==> flow/design.v <==
`timescale 1ns / 1ps
module hx711driver (
    input clk,
    input reset,
    input logic ce,  
    input logic [15:0] dvsr,  
    input logic start,
    output logic [23:0] dout,
    output logic hx711_done_tick,
    output logic ready,
    output logic sclk,
    input logic hx711_in
);
typedef enum {idle, cpha_delay, p0, p1, g0, g1} state_type;
state_type state_reg;
state_type state_next;
logic p_clk;
logic [15:0] c_reg;
logic [15:0] c_next;
logic hx711_clk_reg;
logic hx711_clk_next;
logic ready_i;
logic hx711_done_tick_i;
logic [5:0] n_reg;
logic [5:0] n_next;
logic [23:0] si_reg;
logic [23:0] si_next;
always_ff @(posedge clk, posedge reset)
    if (reset) begin
        state_reg <= idle;
        si_reg <= 0;
        n_reg <= 0;
        c_reg <= 0;
        hx711_clk_reg <= 0;
    end
    else if (ce) begin
        state_reg <= state_next;
        si_reg <= si_next;
        n_reg <= n_next;
        c_reg <= c_next;
        hx711_clk_reg <= hx711_clk_next;
    end
always_comb
begin
    state_next = state_reg;  
    ready_i = 0;
    hx711_done_tick_i = 0;
    si_next = si_reg;
    n_next = n_reg;
    c_next = c_reg;
    case (state_reg)
        idle: begin
                ready_i = 1;  
                if (start & !hx711_in) begin  
                    n_next = 0;  
                    c_next =0;   
                    state_next = cpha_delay;  
                end
            end
        cpha_delay: begin
                if (c_reg==dvsr) begin  
                    state_next = p0;  
                    c_next = 0;   
                end
                else
                    c_next = c_reg + 1;  
            end
        p0: begin
                if (c_reg==dvsr) begin  
                    state_next = p1;   
                    si_next = {si_reg[22:0], hx711_in};  
                    c_next = 0;  
                end
                else
                    c_next = c_reg + 1;   
            end
        p1: begin
                if (c_reg==dvsr) begin  
                    if (n_reg==23) begin  
                        state_next = g0;  
                        c_next = 0;  
                    end
                    else begin
                        state_next = p0;   
                        n_next = n_reg + 1;   
                        c_next = 0;   
                    end
                end
                else
                    c_next = c_reg + 1;  
            end
        g0: begin
                if (c_reg==dvsr) begin  
                    state_next = g1;  
                    c_next = 0;  
                end
                else
                    c_next = c_reg + 1;   
            end
        g1: begin
                if (c_reg==dvsr) begin  
                    hx711_done_tick_i = 1;   
                    state_next = idle;   
                end
                else
                    c_next = c_reg + 1;  
            end
     endcase
end
assign ready = ready_i;
assign hx711_done_tick = hx711_done_tick_i;
assign p_clk = (state_next==p0) || (state_next == g0);
assign hx711_clk_next = p_clk;
assign dout = si_reg;
assign sclk = hx711_clk_reg;
endmodule
`timescale 1ns / 1ps
module seven_seg_driver (
    input logic clock,
    input logic reset,
    input logic [23:0] binary_in,
    output logic [7:0] segments_out,  
    output logic [7:0] anodes_out      
);
    logic [15:0] refresh_counter;
    logic refresh_tick;
    always_ff @(posedge clock, posedge reset) begin
        if (reset) begin
            refresh_counter <= '0;
            refresh_tick <= 1'b0;
        end else begin
            refresh_tick <= 1'b0;  
            if (refresh_counter == 16'd1023) begin
                refresh_counter <= '0;
                refresh_tick <= 1'b1;
            end else begin
                refresh_counter <= refresh_counter + 1;
            end
        end
    end
    logic [31:0] bcd_digits;  
    always_comb begin
        logic [23:0] bin_copy;
        logic [31:0] bcd_temp;
        bin_copy = binary_in;
        bcd_temp = '0;
        for (int i = 0; i < 24; i++) begin
            for (int j = 0; j < 8; j++) begin
                if (bcd_temp[ (j*4) +: 4 ] > 4) begin
                bcd_temp[ (j*4) +: 4 ] = bcd_temp[ (j*4) +: 4 ] + 3;
                end
            end
            {bcd_temp, bin_copy} = {bcd_temp, bin_copy} << 1;
        end
        bcd_digits = bcd_temp;  
    end
    logic [2:0] digit_selector;  
    logic [3:0] current_bcd_digit;  
    always_ff @(posedge clock, posedge reset) begin
        if (reset) begin
            digit_selector <= '0;
        end else if (refresh_tick) begin
            digit_selector <= digit_selector + 1;  
        end
    end
    always_comb begin
        case (digit_selector)
            3'd0:    current_bcd_digit = bcd_digits[3:0];    
            3'd1:    current_bcd_digit = bcd_digits[7:4];    
            3'd2:    current_bcd_digit = bcd_digits[11:8];   
            3'd3:    current_bcd_digit = bcd_digits[15:12];  
            3'd4:    current_bcd_digit = bcd_digits[19:16];  
            3'd5:    current_bcd_digit = bcd_digits[23:20];  
            3'd6:    current_bcd_digit = bcd_digits[27:24];  
            3'd7:    current_bcd_digit = bcd_digits[31:28];  
            default: current_bcd_digit = 4'b1111;          
        endcase
    end
    always_comb begin
        case (current_bcd_digit)
            4'd0:    segments_out = 8'b00000011;  
            4'd1:    segments_out = 8'b10011111;  
            4'd2:    segments_out = 8'b00100101;  
            4'd3:    segments_out = 8'b00001101;  
            4'd4:    segments_out = 8'b10011001;  
            4'd5:    segments_out = 8'b01001001;  
            4'd6:    segments_out = 8'b01000001;  
            4'd7:    segments_out = 8'b00011111;  
            4'd8:    segments_out = 8'b00000001;  
            4'd9:    segments_out = 8'b00001001;  
            default: segments_out = 8'b11111111;  
        endcase
    end
    always_comb begin
        case (digit_selector)
            3'd0:    anodes_out = 8'b11111110;  
            3'd1:    anodes_out = 8'b11111101;  
            3'd2:    anodes_out = 8'b11111011;  
            3'd3:    anodes_out = 8'b11110111;  
            3'd4:    anodes_out = 8'b11101111;  
            3'd5:    anodes_out = 8'b11011111;  
            3'd6:    anodes_out = 8'b10111111;  
            3'd7:    anodes_out = 8'b01111111;  
            default: anodes_out = 8'b11111111;  
        endcase
    end
endmodule
`timescale 1ns / 1ps
module top_nexys_a7 (
    input logic clock,       
    input logic reset,
    input logic hx711_data_in,
    output logic hx711_sclk_out,
    output logic [5:0] states_led,
    output logic [7:0] DDP,
    output logic [7:0] AN
);
    logic clock50MHz;
    always_ff @(posedge clock, posedge reset) begin
        if (reset) clock50MHz <= 0;
        else       clock50MHz <= ~clock50MHz;
    end
    logic ce_50;
    assign ce_50 = ~clock50MHz;
    logic hx711_data_sync1, hx711_data_sync2;
    always_ff @(posedge clock) begin
        if (ce_50) begin
            hx711_data_sync1 <= hx711_data_in;
            hx711_data_sync2 <= hx711_data_sync1;
        end
    end
    logic [23:0] s_hx711_raw_bits; 
    logic        s_hx711_tick;     
    hx711driver inst_hx711_driver (
        .clk(clock), 
        .reset(reset), 
        .ce(ce_50),
        .dvsr(16'd50), 
        .start(1'b1), 
        .dout(s_hx711_raw_bits), 
        .hx711_done_tick(s_hx711_tick),
        .ready(), 
        .sclk(hx711_sclk_out), 
        .hx711_in(hx711_data_sync2) 
    );
    logic signed [31:0] data_signed;
    assign data_signed = {{8{s_hx711_raw_bits[23]}}, s_hx711_raw_bits};
    logic s_tick_sync_r, s_tick_rising;
    always_ff @(posedge clock) s_tick_sync_r <= s_hx711_tick;
    assign s_tick_rising = s_hx711_tick && !s_tick_sync_r; 
    localparam int CLOCKS_PER_SECOND = 100_000;
    localparam int THRESHOLD = 50;                      
    localparam int NOISE_LIMIT = 15000; 
    int timer_1sec;
    logic signed [63:0] accumulator_sum; 
    int sample_count;
    int consecutive_outliers;
    logic signed [31:0] current_second_avg;
    logic signed [31:0] previous_second_avg;
    logic signed [31:0] display_stable_val;
    logic signed [31:0] r_sample_captured;  
    typedef enum logic [3:0] {
        ST_IDLE,          
        ST_SAMPLE_CALC,   
        ST_SAMPLE_CHECK,  
        ST_SAMPLE_ACCUM,  
        ST_PREP_DIV,      
        ST_DIVIDE,        
        ST_UPDATE,        
        ST_CLEANUP        
    } state_t;
    state_t state;
    logic [63:0] div_dividend;
    logic [63:0] div_remainder;
    logic [31:0] div_divisor;
    logic [31:0] div_quotient;
    logic [6:0]  div_counter;
    logic        div_sign_bit;
    logic signed [31:0] r_diff;
    logic [31:0] r_abs_diff;
    logic        r_is_valid_sample;
    always_ff @(posedge clock, posedge reset) begin
        if (reset) begin
            timer_1sec <= '0;
            accumulator_sum <= '0;
            sample_count <= '0;
            current_second_avg <= '0;
            previous_second_avg <= '0;
            display_stable_val <= '0;
            states_led <= '0;
            state <= ST_IDLE;
            div_dividend <= 0; 
            div_remainder <= 0; 
            div_divisor <= 0;
            div_quotient <= 0; 
            div_counter <= 0; 
            div_sign_bit <= 0;
            consecutive_outliers <= 0;
            r_sample_captured <= 0;
            r_diff <= 0;
            r_abs_diff <= 0;
            r_is_valid_sample <= 0;
        end
        else begin
            case (state)
                ST_IDLE: begin
                    if (s_tick_rising) begin
                        r_sample_captured <= data_signed;  
                        state <= ST_SAMPLE_CALC;           
                    end 
                    else if (timer_1sec == CLOCKS_PER_SECOND - 1) begin
                        timer_1sec <= 0;
                        state <= ST_PREP_DIV;
                    end 
                    else begin
                        timer_1sec <= timer_1sec + 1;
                    end
                end
                ST_SAMPLE_CALC: begin
                    if (timer_1sec != CLOCKS_PER_SECOND - 1) timer_1sec <= timer_1sec + 1;
                    r_diff <= r_sample_captured - current_second_avg;
                    state <= ST_SAMPLE_CHECK;
                end
                ST_SAMPLE_CHECK: begin
                    if (timer_1sec != CLOCKS_PER_SECOND - 1) timer_1sec <= timer_1sec + 1;
                    if (r_diff < 0) r_abs_diff <= unsigned'(-r_diff);
                    else            r_abs_diff <= unsigned'(r_diff);
                    state <= ST_SAMPLE_ACCUM;
                end
                ST_SAMPLE_ACCUM: begin
                    if (timer_1sec != CLOCKS_PER_SECOND - 1) timer_1sec <= timer_1sec + 1;
                    if (r_abs_diff < NOISE_LIMIT || current_second_avg == 0 || consecutive_outliers >= 3) begin
                        accumulator_sum <= accumulator_sum + r_sample_captured;
                        sample_count <= sample_count + 1;
                        consecutive_outliers <= 0;
                    end else begin
                        consecutive_outliers <= consecutive_outliers + 1;
                    end
                    state <= ST_IDLE;  
                end
                ST_PREP_DIV: begin
                    if (sample_count == 0) begin
                        current_second_avg <= 0;
                        state <= ST_UPDATE;
                    end else begin
                        if (accumulator_sum < 0) begin
                            div_dividend <= unsigned'(-accumulator_sum);
                            div_sign_bit <= 1'b1;
                        end else begin
                            div_dividend <= unsigned'(accumulator_sum);
                            div_sign_bit <= 1'b0;
                        end
                        div_divisor   <= unsigned'(sample_count);
                        div_remainder <= 0;
                        div_quotient  <= 0;
                        div_counter   <= 63; 
                        state <= ST_DIVIDE;
                    end
                end
                ST_DIVIDE: begin
                    div_remainder = (div_remainder << 1) | (div_dividend[div_counter]);
                    if (div_remainder >= div_divisor) begin
                        div_remainder = div_remainder - div_divisor;
                        div_quotient[div_counter] = 1'b1; 
                    end
                    if (div_counter == 0) state <= ST_UPDATE;
                    else div_counter <= div_counter - 1;
                end
                ST_UPDATE: begin
                    logic signed [31:0] temp_avg;
                    if (div_sign_bit) temp_avg = signed'(-div_quotient);
                    else              temp_avg = signed'(div_quotient);
                    current_second_avg <= temp_avg;
                    display_stable_val <= temp_avg;
                    if ((previous_second_avg - temp_avg) > THRESHOLD) states_led <= 6'b101101; 
                    else states_led <= 6'b000000;
                    state <= ST_CLEANUP;
                end
                ST_CLEANUP: begin
                    previous_second_avg <= current_second_avg;
                    accumulator_sum <= 0;
                    sample_count <= 0;
                    state <= ST_IDLE; 
                end
                default: state <= ST_IDLE;
            endcase
        end
    end
    logic [23:0] final_display_number;
    always_comb begin
        if (display_stable_val < 0) final_display_number = unsigned'(-display_stable_val);
        else                        final_display_number = unsigned'(display_stable_val);
    end
    seven_seg_driver inst_display (
        .clock(clock),                  
        .reset(reset),                
        .binary_in(final_display_number),   
        .segments_out(DDP),           
        .anodes_out(AN)               
    );
endmodule
==> Reports on top_nexys_a7 <==
The steps from the RTL of top_nexys_a7 to its reports follow in flow order.
Line numbers count from 1 in the design file above.
Cell names lack the library's common part.
{ "design": {"design": "top_nexys_a7", "clock": "clock", "cell_library": "sky130hd", "pvt_corner": "tt_025C_1v80"} }

==> Word-level counts <==
Counts by Yosys on the flattened word-level netlist (proc, flatten, opt, wreduce; memories kept). Register bits leave out memories and registers merged into their read ports (data or address). Print and check cells are left out.
Memory sizes are those after Yosys's memory passes, which may raise the word count (mostly to a power of two), join words into wider ones and drop unused or constant bits.
{ "bits": {"input_bits": 3, "ram_bits": 0, "output_inout_bits": 23, "reg_bits": 656, "romBits": 176, "word_cells": 655, "latchBits": 0, "clocked_rd_ports_x_width": 0, "n_memories": 2} }
{ "op_classes": {"n_mul": 0, "reduce_logical": 31, "n_mux": 209, "n_shift": 2, "add_sub_neg": 173, "compare": 163, "n_div": 0, "n_logic": 6, "n_eq": 39} }
{ "mem_list": {"columns": ["name", "words", "word_bits", "read_ports", "wr", "line", "rtl"], "rows": [
  ["(no name shown)", 16, 7, 1, 0, 180, "case (current_bcd_digit)"],
  ["(no name shown)", 8, 8, 1, 0, 195, "case (digit_selector)"]
]} }
{ "op_table": {"columns": ["operator", "count"], "rows": [
  ["4-bit by 3-bit greater-than comparator with 1-bit output with constant B", 148],
  ["4-bit two-way mux", 138],
  ["32-bit two-way mux", 17],
  ["4-bit by 2-bit adder with 4-bit output with constant B", 133],
  ["32-bit case mux with 2-bit select", 4],
  ["32-bit case mux with 6-bit select", 1],
  ["64-bit case mux with 2-bit select", 1],
  ["64-bit two-way mux", 2],
  ["63-bit case mux with 2-bit select", 1],
  ["63-bit two-way mux", 2],
  ["32-bit by 2-bit adder with 32-bit output with constant B", 3],
  ["32-bit by 2-bit equality test with 1-bit output with constant B", 3],
  ["32-bit by 3-bit equality test with 1-bit output with constant B", 3],
  ["32-bit logical NOT", 3],
  ["3-bit two-way mux", 22],
  ["32-bit by 1-bit less-than comparator with 1-bit output with constant B", 2],
  ["32-bit negator", 2],
  ["64-bit by 1-bit less-than comparator with 1-bit output with constant B", 1],
  ["64-bit by 1-bit OR with 64-bit output", 1],
  ["64-bit by 24-bit adder with 64-bit output", 1],
  ["64-bit by 32-bit >= comparator with 1-bit output", 1],
  ["64-bit by 7-bit variable part select with 1-bit output", 1],
  ["64-bit negator", 1],
  ["16-bit two-way mux", 4],
  ["63-bit by 32-bit subtractor with 63-bit output", 1],
  ["16-bit case mux with 3-bit select", 1],
  ["3-bit by 2-bit adder with 3-bit output with constant B", 15],
  ["1-bit by 8-bit variable shift with 32-bit output with constant A", 1]
]} }
Not listed: further kinds 58, cells in them 110.

==> Depth <==
Longest topological path by Yosys (ltp), each cell counted once; first at word level (registers and memories cut), then after technology mapping (sequential cells cut; the memories' decode and read muxes count).
{ "logic_depth": {"ltp_word": 49, "ABC_AREA": 0, "mapped_depth": 112} }

==> Mapped cells and area <==
The flow's flattened synthesis, as Yosys stat reports it; memories are mapped. The netlist is that of the ABC_AREA named above (0 if unset); the other value can give another one.
{ "synth_totals": {"synth_area_um2": 50030.5, "flip_flops": 622, "seq_area_um2": 15572.4, "stdcells": 5744, "buf_cells": 206} }
{ "types": {"columns": ["type", "count", "type_area_um2"], "rows": [
  ["dfrtp_1", 617, 1.54E+04],
  ["ha_1", 282, 3.53E+03],
  ["xor2_1", 272, 2.38E+03],
  ["nand2_1", 563, 2.11E+03],
  ["xnor2_1", 211, 1.85E+03],
  ["o21ai_0", 366, 1.83E+03],
  ["mux2_2", 160, 1.8E+03],
  ["nor2_1", 472, 1.77E+03],
  ["a21oi_1", 345, 1.73E+03],
  ["a21o_1", 157, 1178.63],
  ["inv_1", 248, 930.893],
  ["mux2i_1", 85, 850.816],
  ["nand3_1", 143, 715.686],
  ["nor3_1", 141, 705.677],
  ["a22o_1", 68, 595.571],
  ["nor4_1", 88, 550.528],
  ["clkbuf_1", 136, 510.49],
  ["nand2b_1", 79, 494.224]
]} }
Other cell types: 142; their cells: 1311.
By module: a second synthesis without flattening, with its own total; a netlist apart from the flattened one above.
{ "unflattened": {"cells_unflattened": 6330, "area_unflattened_um2": 52839.4} }
Rows give one instance, submodules left out.
{ "modules": {"columns": ["module", "mod_area_um2", "n_inst", "n_cells", "mod_seq_area_um2"], "rows": [
  ["top_nexys_a7", 34176.5, 1, 3782, 13669.4],
  ["seven_seg_driver", 15701.3, 1, 2280, 500.5],
  ["hx711driver", 2961.6, 1, 268, 1402.6]
]} }

==> Timing after synthesis <==
Path of least setup slack by OpenSTA after synthesis, without wires, with an ideal clock, recovery checks aside; 20% of the period is set as input and as output delay. Where synthesis merged equal registers, the netlist keeps one of their names.
{ "synth_timing": {"path_type": "flip-flop to output port", "start": "register display_stable_val[8]", "end": "output DDP[2]", "clock_period_ps": 40000, "t_arrival_ps": 21803, "path_slack_ps": 10197, "driving_pins": 106, "path_delay_ps": 21803, "synth_period_reached_ps": 29803} }
"path_delay_ps" = arrival - input delay + setup time.
A path that ends at an output port has no setup time.
"driving_pins" counts driving pins, that of a launching flip-flop among them; a cell with two outputs on the path counts twice.
"synth_period_reached_ps" = period - worst setup slack (recovery checks aside). The figure is calculated, with input and output delays left at 20% of the set period.
The rows between start and end are the longest chain of elaborated cells between them; the timing report does not say that the signal goes this way. Where chains are equally long, one stands for them.
Each line given opens the expression or statement behind the cell; cells for indexed reads and writes are added by Yosys, which also makes memories of some case tables.
A memory read counts as a cell of the chain, while the word-level depth stops at memories.
{ "synth_via": {"cell_sequence": "dfrtp_1 or4_4 or3_1 buf_4 o311a_4 or3_4 nand2_1 ha_1 or3_1 nor4_1 or4_1 clkbuf_2 nand2_1 o221a_2 and2_4 inv_1 ha_1 or3_1 (+70 left out) o21ba_2 xnor2_1 ha_1 nor2_1 or3_1 o211a_1 xor2_1 ha_1 o21bai_2 xor2_1 o221ai_1 a21oi_1 a32oi_4 inv_2 ha_1 inv_1 mux2i_1 a22oi_1", "elab_chain_cells": 50} }
{ "synth_lines": {"columns": ["item", "line", "rtl"], "rows": [
  ["from (decl)", 260, "logic signed [31:0] display_stable_val;"],
  ["from (assign)", 289, "display_stable_val <= '0;"],
  ["from (assign)", 374, "display_stable_val <= temp_avg;"],
  ["24-bit negator", 391, "if (display_stable_val < 0) final_display_number = unsigned'(-display_stable_val);"],
  ["24-bit two-way mux", 391, null],
  ["1-bit by 2-bit adder with 3-bit output", 150, "bcd_temp[ (j*4) +: 4 ] = bcd_temp[ (j*4) +: 4 ] + 3;"],
  ["3-bit two-way mux", 149, "if (bcd_temp[ (j*4) +: 4 ] > 4) begin"],
  ["4-bit by 3-bit greater-than comparator with 1-bit output", 149, null],
  ["4-bit two-way mux", 149, null],
  ["4-bit by 3-bit greater-than comparator with 1-bit output", 149, null],
  ["(+36 left out)", null, null],
  ["4-bit two-way mux", 149, null],
  ["4-bit by 2-bit adder with 4-bit output", 150, null],
  ["4-bit two-way mux", 149, null],
  ["4-bit by 2-bit adder with 4-bit output", 150, null],
  ["4-bit two-way mux", 149, null],
  ["4-bit case mux with 8-bit select", 167, "case (digit_selector)"],
  ["memory 16 x 7 bit", 180, "case (current_bcd_digit)"],
  ["to (decl)", 215, "output logic [7:0] DDP,"]
]} }

==> Timing after layout <==
From the final timing report of stored run 1: the path of least setup slack in the routed layout; clock arrival at registers is part of the times.
The report prints the path's times to 10 ps; the period is as set.
{ "layout_timing": {"path_type": "flip-flop to output port", "start": "register display_stable_val[8]", "end": "output DDP[2]", "clock_period_ps": 33200, "path_slack_ps": 1960, "driving_pins": 99, "t_arrival_ps": 24600} }
The rows between start and end are the longest chain of elaborated cells between them; the timing report does not say that the signal goes this way. Where chains are equally long, one stands for them.
A memory read counts as a cell of the chain, while the word-level depth stops at memories.
{ "layout_via": {"cell_sequence": "dfrtp_1 or4_4 or3_4 o311a_4 or3_4 nand2_1 ha_2 or3_1 nor4_4 or4_4 nand2_1 o221a_2 and2_4 inv_1 ha_1 or3_1 o32ai_2 nor3_4 (+63 left out) a31oi_1 mux2_4 inv_2 ha_1 a21oi_1 o31ai_2 ha_1 o21ai_1 a221oi_2 xor2_1 nand3_1 a32oi_4 inv_2 ha_1 inv_1 mux2i_1 a22oi_1 clkdlybuf4s50_1", "elab_chain_cells": 50} }
{ "layout_lines": {"columns": ["item", "line", "rtl"], "rows": [
  ["from (decl)", 260, "logic signed [31:0] display_stable_val;"],
  ["from (assign)", 289, "display_stable_val <= '0;"],
  ["from (assign)", 374, "display_stable_val <= temp_avg;"],
  ["24-bit negator", 391, "if (display_stable_val < 0) final_display_number = unsigned'(-display_stable_val);"],
  ["24-bit two-way mux", 391, null],
  ["1-bit by 2-bit adder with 3-bit output", 150, "bcd_temp[ (j*4) +: 4 ] = bcd_temp[ (j*4) +: 4 ] + 3;"],
  ["3-bit two-way mux", 149, "if (bcd_temp[ (j*4) +: 4 ] > 4) begin"],
  ["4-bit by 3-bit greater-than comparator with 1-bit output", 149, null],
  ["4-bit two-way mux", 149, null],
  ["4-bit by 3-bit greater-than comparator with 1-bit output", 149, null],
  ["(+36 left out)", null, null],
  ["4-bit two-way mux", 149, null],
  ["4-bit by 2-bit adder with 4-bit output", 150, null],
  ["4-bit two-way mux", 149, null],
  ["4-bit by 2-bit adder with 4-bit output", 150, null],
  ["4-bit two-way mux", 149, null],
  ["4-bit case mux with 8-bit select", 167, "case (digit_selector)"],
  ["memory 16 x 7 bit", 180, "case (current_bcd_digit)"],
  ["to (decl)", 215, "output logic [7:0] DDP,"]
]} }

==> runs of top_nexys_a7 <==
Design top_nexys_a7 on sky130hd. What follows are 4 stored runs of the flow, each under its own settings; their order means nothing. The constraints put input and output delay at 20% of the set period each and load the outputs with 0.01 pF.
"period achieved" = clock period - worst setup slack. The figure is calculated, with input and output delays left at 20% of the set period.
"time used up by the worst setup path": the worst setup path's part of the clock period (all of it between registers, 20% less for each end at a port) less its slack. A launch clock that arrives late makes it longer, a capture clock that arrives late makes it shorter.
"time used up by the worst setup path" is known to 10 ps.

==> stored run 1: settings <==
{ "CAP_MARGIN": 30, "CELL_PAD_IN_SITES_DETAIL_PLACEMENT": 1, "CELL_PAD_IN_SITES_GLOBAL_PLACEMENT": 3, "CORE_ASPECT_RATIO": 1.39, "CORE_UTILIZATION": 31, "CTS_CLUSTER_SIZE": 86, "GPL_ROUTABILITY_DRIVEN": 0, "HOLD_SLACK_MARGIN": 0.29, "MAX_ROUTING_LAYER": "met4", "MIN_ROUTING_LAYER": "met2", "PLACE_DENSITY": 0.36, "TNS_END_PERCENT": 70, "period_ns": 33.2, "CORE_MARGIN": 2, "SLEW_MARGIN": 20 }
==> stored run 1: results <==
area inside the die boundary: 164662.0 um^2
standard-cell area after routing: 55238.0 um^2
worst setup slack after layout: 1957 ps
lowest hold slack: 429 ps
time used up by the worst setup path: 24600 ps
worst setup path type: flip-flop to output port
Yosys chip area after synthesis: 50030.5 um^2
sum of negative setup slack: 0 ps
period achieved: 31243 ps

==> stored run 2: settings <==
{ "ABC_AREA": 1, "CAP_MARGIN": 0, "CORE_ASPECT_RATIO": 1.57, "CORE_UTILIZATION": 62, "CTS_CLUSTER_DIAMETER": 236, "CTS_CLUSTER_SIZE": 87, "GPL_TIMING_DRIVEN": 0, "MAX_ROUTING_LAYER": "met5", "PLACE_DENSITY": 0.88, "SETUP_SLACK_MARGIN": 1.8, "SLEW_MARGIN": 25, "period_ns": 31.6, "CORE_MARGIN": 2 }
==> stored run 2: results <==
time used up by the worst setup path: 18360 ps
worst setup path type: flip-flop to output port
Yosys chip area after synthesis: 49128.4 um^2
standard-cell area after routing: 51187.8 um^2
sum of negative setup slack: 0 ps
worst setup slack after layout: 6923 ps
period achieved: 24677 ps
area inside the die boundary: 81563.5 um^2
lowest hold slack: 415 ps

==> stored run 3: settings <==
{ "CAP_MARGIN": 15, "CELL_PAD_IN_SITES_DETAIL_PLACEMENT": 1, "CELL_PAD_IN_SITES_GLOBAL_PLACEMENT": 3, "CORE_ASPECT_RATIO": 1.39, "CORE_UTILIZATION": 31, "CTS_CLUSTER_DIAMETER": 137, "CTS_CLUSTER_SIZE": 86, "GPL_ROUTABILITY_DRIVEN": 0, "HOLD_SLACK_MARGIN": 0.29, "MAX_ROUTING_LAYER": "met4", "MIN_ROUTING_LAYER": "met1", "PLACE_DENSITY": 0.36, "TNS_END_PERCENT": 70, "period_ns": 33.2, "CORE_MARGIN": 2, "SLEW_MARGIN": 20 }
==> stored run 3: results <==
period achieved: 31268 ps
sum of negative setup slack: 0 ps
worst setup slack after layout: 1932 ps
time used up by the worst setup path: 24630 ps
worst setup path type: flip-flop to output port
lowest hold slack: 455 ps
standard-cell area after routing: 53236.1 um^2
area inside the die boundary: 164662.0 um^2
Yosys chip area after synthesis: 50030.5 um^2

==> stored run 4: settings <==
{ "CAP_MARGIN": 20, "CELL_PAD_IN_SITES_GLOBAL_PLACEMENT": 3, "CORE_MARGIN": 7, "CORE_UTILIZATION": 56, "CTS_CLUSTER_SIZE": 70, "GPL_ROUTABILITY_DRIVEN": 0, "GPL_TIMING_DRIVEN": 0, "MIN_ROUTING_LAYER": "met1", "PLACE_DENSITY_LB_ADDON": 0.08, "period_ns": 29.5, "SLEW_MARGIN": 20 }
==> stored run 4: results <==
incomplete, placement halted on FLW-0024
